==> flow/design.v <==
module ffD(clk, rst, Din, Dout);
input clk, rst;
input [31:0]Din;
output [31:0]Dout;
reg [31:0]Dout;
always@(posedge clk) 
begin
	if(rst==1)
	Dout <= 0;
	else
	Dout <= Din;
end
endmodule 
module mux1 (
		input [31:0] A, B,
		input Sel,
		output reg [31:0] Out
	);
	always @(Sel, A, B) begin
		case (Sel)
			0: Out = A;
			1:	Out = B;
		endcase
	end
endmodule
module extend (
	input [15:0]offset,
	output reg [31:0]offset32
);
always @(offset)
begin
 offset32[31:0] = {16'b0000000000000000,offset[15:0]};
end
endmodule
module alu(ctl, a, b, resultado);
  input [1:0] ctl;
  input [31:0] a, b;
  output reg [31:0] resultado;
  always @(*)
  begin
    case (ctl)
      2'b00 : resultado = a & b;  
      2'b01 : resultado = a | b;  
      2'b10 : resultado = a + b;  
      2'b11 : resultado = a - b;  
      default : resultado = 32'hxxxxxxxx;
   endcase
 end
endmodule
module control(instruction, ctrl);
    input [31:0] instruction;
	 output [20:0] ctrl;
    reg    [20:0] ctrl;
	 wire [11:0] opcode;
	 wire [4:0] rs, rt, rd;
    parameter LW = 12'b000111_xxxxxx;
    parameter SW = 12'b001000_xxxxxx;
    parameter ADD = 12'b000110_100000;
	 parameter SUB = 12'b000110_100010;
	 parameter AND = 12'b000110_100100;
	 parameter OR = 12'b000110_100101;
	 assign opcode[11:0] = {instruction[31:26], instruction[5:0]};
	 assign rs[4:0] = {instruction[25:21]};
	 assign rt[4:0] = {instruction[20:16]};
	 assign rd[4:0] = {instruction[15:11]};
    always @(instruction)
    begin
        casex (opcode)
          LW :
          begin
              ctrl[20:0]={6'b10_1_1_0_1,rs[4:0],5'b00000,rt[4:0]};
          end
          SW :
          begin
              ctrl[20:0]={6'b10_1_1_1_1,rs[4:0],5'b00000,rt[4:0]};
          end
          ADD :
          begin
              ctrl[20:0]={6'b10_0_0_0_1,rs[4:0],rt[4:0],rd[4:0]};
          end
          SUB :
          begin
              ctrl[20:0]={6'b11_0_0_0_1,rs[4:0],rt[4:0],rd[4:0]};
          end
          AND :
          begin
              ctrl[20:0]={6'b00_0_0_0_1,rs[4:0],rt[4:0],rd[4:0]};
          end
			 OR :
          begin
              ctrl[20:0]={6'b01_0_0_0_1,rs[4:0],rt[4:0],rd[4:0]};
          end
          default
          begin
              ctrl[20:0]={21'b0}; 
          end
        endcase
    end
endmodule
module PC(
  input rst,
  input clk,
  output reg [31:0]pc
  );
	always @(posedge clk or posedge rst)
		if (rst == 1)
		pc <= 0;
		else
		pc <= pc + 1;
  endmodule
module registerFile(addr1,addr2,out1,out2,addr_in,in,clk,rst);
input [4:0] addr1;	
input [4:0] addr2;	
output [31:0] out1;	
output [31:0] out2;	
input [4:0] addr_in;	
input [31:0] in;	
reg [31:0] out1;
reg [31:0] out2;
input clk, rst;
wire [511:0] regmem;
always @(posedge clk)
begin
		out1 <= addr1[4] ? 32'b0 : regmem[addr1[3:0]*32 +: 32];
		out2 <= addr2[4] ? 32'b0 : regmem[addr2[3:0]*32 +: 32];
end
genvar i;
generate
	for (i = 0; i < 16; i = i + 1) begin : REG
		reg [31:0] q;
		always @(negedge clk or posedge rst)
			if (rst)
				q <= 32'b0;
			else if (addr_in == i)
				q <= in;
		assign regmem[32*i +: 32] = q;
	end
endgenerate
endmodule
module data_memory(
clk , 
rst ,
address_0 , 
data_in , 
data_out,
cs_0 , 
we_0 
);
parameter data_0_WIDTH = 32 ;
parameter ADDR_WIDTH = 13 ;
input [ADDR_WIDTH-1:0] address_0 ;
input cs_0 ;
input we_0 ;
input clk;
input rst;
input [data_0_WIDTH-1:0] data_in ;
output reg [data_0_WIDTH-1:0] data_out;
wire [ADDR_WIDTH*data_0_WIDTH-1:0] mem;
genvar i;
generate
	for (i = 0; i < ADDR_WIDTH; i = i + 1) begin : WORD
		reg [data_0_WIDTH-1:0] q;
		always @ (posedge clk)
			if (rst)
				q <= (i == 0) ? 32'd1000 :
				     (i == 1) ? 32'd5000 :
				     (i == 2) ? 32'd2000 :
				     (i == 3) ? 32'd3000 : 32'd0;
			else if ( cs_0 && we_0 && address_0 == i )
				q <= data_in;
		assign mem[data_0_WIDTH*i +: data_0_WIDTH] = q;
	end
endgenerate
	always @ (posedge clk)
		begin : MEM_READ_0
			if (cs_0 && !we_0 && address_0 < ADDR_WIDTH) begin
				data_out <= mem[address_0*data_0_WIDTH +: data_0_WIDTH];
			end else begin
				data_out <= 0;
		end
	end
endmodule
module cpu (clk, rst, imem_addr, imem_data, test, test1);
	input clk, rst;
	output [6:0]imem_addr;
	input  [31:0]imem_data;
	output  [31:0]test;
	output [31:0]test1;
wire	 [31:0] inst;
wire   [31:0]ctrl, ctrl0, ctrl1, ctrl2;
wire   [20:0]controle;
wire	 [31:0]resultado;
wire   [31:0]data_out2;
wire   [31:0]pc;
wire	 [4:0]addr1, addr2, addr_in;
wire	 [31:0]out1, out2, out3;
wire	 [31:0]in;
wire	 rw;
wire	 [15:0]offset;
wire	 [31:0]offset32;
wire   sel1;
wire	 [31:0] imm;
wire   [31:0] data_out1;
wire	 [31:0]address_0;
wire	 [31:0] data_in;
wire	 [31:0]outrg1, outrg2;
wire	 [31:0] M, B, D, D1;
	assign imem_addr = pc[6:0];
	assign data_out2 = imem_data;
	PC PC(
		.rst(rst),
		.clk(clk),
		.pc(pc)
	);
ffD FF1(
		.rst(rst),
		.clk(clk),
		.Din(data_out2),
		.Dout(inst)
);
	registerFile RegisterFile(
		.addr1(inst[25:21]),
		.addr2(inst[20:16]),
		.out1(outrg1),
		.out2(outrg2),
		.addr_in(ctrl2[4:0]), 
		.in(out2),
		.rst(rst),
		.clk(clk)
	);
	control Controlador(
		.instruction(inst),
		.ctrl(controle)
	);
	extend Extend(
		.offset(inst[15:0]),
		.offset32(offset32)
	);
	ffD FF2(
		.rst(rst),
		.clk(clk),
		.Din(offset32),
		.Dout(imm)
		);
	ffD CONTROLE_0(
		.rst(rst),
		.clk(clk),
		.Din({11'b00000000000, controle[20:0]}),
		.Dout(ctrl0)
		);
	mux1 Mux1(
		.Sel(ctrl0[18]),
		.A(outrg2),
		.B(imm),
		.Out(out1)
	);
	alu Unidade_logica(
		.ctl(ctrl0[20:19]),
		.a(outrg1),
		.b(out1), 
		.resultado(resultado)
	);
	mux1 Mux3(
		.Sel(ctrl0[16]),
		.A(D),
		.B(resultado),
		.Out(out3)
	);
	ffD FF3(
		.rst(rst),
		.clk(clk),
		.Din(resultado),
		.Dout(D)
		);
	ffD CONTROLE_1(
		.rst(rst),
		.clk(clk),
		.Din(ctrl0),
		.Dout(ctrl1)
		);
	data_memory DataMemory(
		.address_0(out3[12:0]),
		.cs_0(ctrl1[15]),
		.we_0(ctrl0[16]),
		.data_in(outrg2),
		.data_out(M),
		.clk(clk),
		.rst(rst)
	);
	ffD FF5(
		.rst(rst),
		.clk(clk),
		.Din(D),
		.Dout(D1)
		);
	ffD CONTROLE_2(
		.rst(rst),
		.clk(clk),
		.Din(ctrl1),
		.Dout(ctrl2)
		);
	mux1 Mux2(
		.Sel(ctrl2[17]),
		.A(D1),
		.B(M),
		.Out(out2)
	);
	assign test[31:0] = inst[31:0];     
	assign test1[31:0] = out2[31:0];    
endmodule
Ticket comment

# Tool chain data of cpu

Each step is given for the RTL above and for the edited RTL.
Lines under "unedited" count in the file above, lines under "edited" in the edited file.
"change": "edited" minus "unedited" as printed here. "rel. change": 100 x difference / "unedited".
Operators carry their Yosys type and port widths (W data, S select, Z words).
Library cell names are shortened.
The mark n/a stands for no value.

Top: cpu
Clock port: clk
Library: sky130hd
Library corner: tt_025C_1v80

# The edit

Unified diff, file above to edited file.
A script made this edit. It changes what the design does and was not meant as an optimisation.

```diff
@@ -4,11 +4,5 @@
 output [31:0]Dout;
 reg [31:0]Dout;
-always@(posedge clk) 
-begin
-	if(rst==1)
-	Dout <= 0;
-	else
-	Dout <= Din;
-end
+always @(*) Dout = Din;
 endmodule 
 module mux1 (
```

# Word-level counts

Yosys after proc, flatten, opt, wreduce and memory -nomap, before mapping. Memory bits, and registers merged into a memory's read port (data or address), are not among the register bits. Print and check cells are not counted. Equal cells are merged and count once.

Storage and ports:

| item                | unedited | edited | change | rel. change (%) |
| register bits       | 1225     | 1056   | -169   | -13.80 |
| bits of input ports | 34       | 34     | 0      | 0.00 |
| word-level cells    | 113      | 104    | -9     | -7.96 |

Operators by class:

| item                       | unedited | edited | change | rel. change (%) |
| add/subtract/negate cells  | 3        | 3      | 0      | 0.00 |
| magnitude comparators      | 1        | 1      | 0      | 0.00 |
| eq/ne operators            | 36       | 36     | 0      | 0.00 |
| shifts and indexed selects | 3        | 3      | 0      | 0.00 |
| mux-type cells             | 5        | 4      | -1     | -20.00 |
| bitwise operators          | 5        | 4      | -1     | -20.00 |
| reduce/logical cells       | 20       | 20     | 0      | 0.00 |

Operators by type and width:

| kind                    | unedited | edited | change | rel. change (%) |
| $not A1 Y1              | 3        | 2      | -1     | -33.33 |
| $pmux W13 S2            | 1        | 0      | -1     | -100.00 |
| $logic_and A1 B1 Y1     | 16       | 16     | 0      | 0.00 |
| $eq A5 B4 Y1 const B    | 8        | 8      | 0      | 0.00 |
| $eq A13 B4 Y1 const B   | 5        | 5      | 0      | 0.00 |
| $eq A12 B9 Y1 const B   | 4        | 4      | 0      | 0.00 |
| $eq A13 B3 Y1 const B   | 4        | 4      | 0      | 0.00 |
| $eq A5 B3 Y1 const B    | 4        | 4      | 0      | 0.00 |
| $eq A13 B2 Y1 const B   | 2        | 2      | 0      | 0.00 |
| $eq A2 B2 Y1 const B    | 2        | 2      | 0      | 0.00 |
| $eq A5 B2 Y1 const B    | 2        | 2      | 0      | 0.00 |
| $pmux W32 S2            | 2        | 2      | 0      | 0.00 |
| $shiftx A512 B10 Y32    | 2        | 2      | 0      | 0.00 |
| $add A32 B1 Y32 const B | 1        | 1      | 0      | 0.00 |
| $add A32 B32 Y32        | 1        | 1      | 0      | 0.00 |
| $and A32 B32 Y32        | 1        | 1      | 0      | 0.00 |
| $eq A13 B1 Y1 const B   | 1        | 1      | 0      | 0.00 |
| $eq A2 B1 Y1 const B    | 1        | 1      | 0      | 0.00 |
| $eq A5 B1 Y1 const B    | 1        | 1      | 0      | 0.00 |
| $eq A6 B3 Y1 const B    | 1        | 1      | 0      | 0.00 |
| $eq A6 B4 Y1 const B    | 1        | 1      | 0      | 0.00 |
| $logic_not A1 Y1        | 1        | 1      | 0      | 0.00 |
| $logic_not A13 Y1       | 1        | 1      | 0      | 0.00 |
| $logic_not A2 Y1        | 1        | 1      | 0      | 0.00 |
| $logic_not A5 Y1        | 1        | 1      | 0      | 0.00 |
| $lt A13 B4 Y1 const B   | 1        | 1      | 0      | 0.00 |
| $or A32 B32 Y32         | 1        | 1      | 0      | 0.00 |
| $pmux W21 S6            | 1        | 1      | 0      | 0.00 |

The list need not be complete.

# Logic depth

Yosys ltp: most cells in a row. Word level: on the elaborated netlist, between registers, memories and ports. Mapped: between sequential cells and ports; inverters and the memories' decode and read muxes count.

Logic depth:

| item                         | unedited | edited | change | rel. change (%) |
| depth after elaboration      | 7        | 8      | +1     | +14.29 |
| ABC_AREA                     | 0        | 0      | n/a    | n/a |
| mapped depth                 | 26       | 25     | -1     | -3.85 |
| depth with buffers taken out | 18       | 18     | 0      | 0.00 |

# Netlist

Yosys stat after the flow's synthesis: flattened, memories mapped to cells. It holds for the ABC_AREA given above (unset counts as 0); a run with the other value may have another netlist.

Mapped netlist:

| item                            | unedited | edited  | change  | rel. change (%) |
| cell count                      | 5260     | 5196    | -64     | -1.22 |
| cell area after synthesis (µm²) | 54619.9  | 51742.1 | -2877.8 | -5.27 |
| flip-flop cells                 | 1166     | 1031    | -135    | -11.58 |
| buffers                         | 445      | 478     | +33     | +7.42 |

Cells by type:

| type    | unedited | edited | change | rel. change (%) |
| nand2_1 | 1044     | 1237   | +193   | +18.49 |
| mux2i_1 | 653      | 485    | -168   | -25.73 |
| dfxtp_1 | 647      | 512    | -135   | -20.87 |
| nor2_1  | 325      | 204    | -121   | -37.23 |
| nor2b_1 | 180      | 67     | -113   | -62.78 |
| o21ai_0 | 360      | 454    | +94    | +26.11 |
| a21oi_1 | 257      | 173    | -84    | -32.68 |
| a31oi_1 | 9        | 58     | +49    | +544.44 |
| buf_4   | 0        | 48     | +48    | n/a |
| a41oi_1 | 32       | 1      | -31    | -96.88 |
| mux2_2  | 5        | 36     | +31    | +620.00 |
| a32oi_1 | 0        | 23     | +23    | n/a |
| nor3_1  | 23       | 45     | +22    | +95.65 |
| buf_6   | 24       | 3      | -21    | -87.50 |
| nand3_1 | 109      | 129    | +20    | +18.35 |
| nor4_1  | 6        | 21     | +15    | +250.00 |
| o22ai_1 | 2        | 17     | +15    | +750.00 |
| o31ai_1 | 8        | 20     | +12    | +150.00 |

The list need not be complete.
By module: a second synthesis without flattening, with its own total; a netlist apart from the flattened one above.

Second synthesis, totals:

| item                               | unedited | edited  | change  | rel. change (%) |
| cells (unflattened synthesis)      | 5369     | 5124    | -245    | -4.56 |
| area (unflattened synthesis) (µm²) | 62168.4  | 57806.7 | -4361.7 | -7.02 |

Rows give one instance, submodules left out.

By module, unedited:

| module       | times used | cells | area (µm²) | seq. area (µm²) |
| registerFile | 1          | 2253  | 29050.4    | 14093.5 |
| data_memory  | 1          | 1861  | 20224.4    | 8968.6 |
| ffD          | 7          | 67    | 863.3      | 640.6 |
| alu          | 1          | 470   | 3153.0     | 0.0 |
| mux1         | 3          | 36    | 544.3      | 0.0 |
| PC           | 1          | 129   | 1488.9     | 800.8 |
| control      | 1          | 45    | 327.8      | 0.0 |
| extend       | 1          | 33    | 244.0      | 0.0 |
| cpu          | 1          | 1     | 3.8        | 0.0 |

By module, edited:

| module       | times used | cells | area (µm²) | seq. area (µm²) |
| registerFile | 1          | 2253  | 29050.4    | 14093.5 |
| data_memory  | 1          | 1861  | 20224.4    | 8968.6 |
| alu          | 1          | 470   | 3153.0     | 0.0 |
| ffD          | 7          | 32    | 240.2      | 0.0 |
| mux1         | 3          | 36    | 544.3      | 0.0 |
| PC           | 1          | 129   | 1488.9     | 800.8 |
| control      | 1          | 45    | 327.8      | 0.0 |
| extend       | 1          | 33    | 244.0      | 0.0 |
| cpu          | 1          | 1     | 3.8        | 0.0 |

# Flow runs

Runs of the flow (Yosys, OpenROAD) on both versions; the two runs of a pair have the same settings. The constraints put input and output delay at 20% of the set period each and load the outputs with 0.01 pF.

Flow settings, set A:
CORE_UTILIZATION: 40
period_ns: 5.3
CAP_MARGIN: 20
CORE_MARGIN: 2
SLEW_MARGIN: 20

Measured results, set A:

| item                                      | unedited | edited   | change   | rel. change (%) |
| netlist area reported by Yosys (µm²)      | 54619.9  | 51742.1  | -2877.8  | -5.27 |
| area inside the die boundary (µm²)        | 139521.0 | 132249.0 | -7272.0  | -5.21 |
| std-cell area (final layout) (µm²)        | 61870.6  | 65472.8  | +3602.2  | +5.82 |
| utilization after routing                 | 0.457    | 0.511    | +0.054   | n/a |
| worst slack on setup checks (ps)          | 226      | -2476    | -2702    | n/a |
| final setup TNS (ps)                      | 0        | -1158490 | -1158490 | n/a |
| worst hold slack in the final report (ps) | 417      | 442      | +25      | n/a |
| total design power (µW)                   | 18661    | 17633    | -1028    | -5.51 |
| achieved period (ps)                      | 5074     | n/a      | n/a      | n/a |

Flow settings, set B:
CELL_PAD_IN_SITES_DETAIL_PLACEMENT: 1
CELL_PAD_IN_SITES_GLOBAL_PLACEMENT: 1
CORE_UTILIZATION: 23
CTS_CLUSTER_DIAMETER: 394
GPL_ROUTABILITY_DRIVEN: 1
GPL_TIMING_DRIVEN: 1
PLACE_DENSITY: 0.49
SETUP_SLACK_MARGIN: -0.42
SLEW_MARGIN: 30
period_ns: 5.38
CAP_MARGIN: 20
CORE_MARGIN: 2

Measured results, set B:

| item                                      | unedited | edited   | change   | rel. change (%) |
| netlist area reported by Yosys (µm²)      | 54619.9  | 51742.1  | -2877.8  | -5.27 |
| area inside the die boundary (µm²)        | 241390.0 | 228776.0 | -12614.0 | -5.23 |
| std-cell area (final layout) (µm²)        | 64765.9  | 67114.4  | +2348.5  | +3.63 |
| utilization after routing                 | 0.275    | 0.299    | +0.024   | n/a |
| worst slack on setup checks (ps)          | 101      | -2602    | -2703    | n/a |
| final setup TNS (ps)                      | 0        | -1247950 | -1247950 | n/a |
| worst hold slack in the final report (ps) | 434      | 437      | +3       | n/a |
| total design power (µW)                   | 19816    | 17735    | -2081    | -10.50 |
| achieved period (ps)                      | 5279     | n/a      | n/a      | n/a |

By "achieved period" is meant the clock period of the run minus its worst setup slack. This is arithmetic on one report: input and output delays are still those of the set period (20% each).
By "total design power" is meant OpenSTA's value without simulated activity: inputs other than the clock are taken to toggle once in ten clock periods, and the tool carries that through the logic.
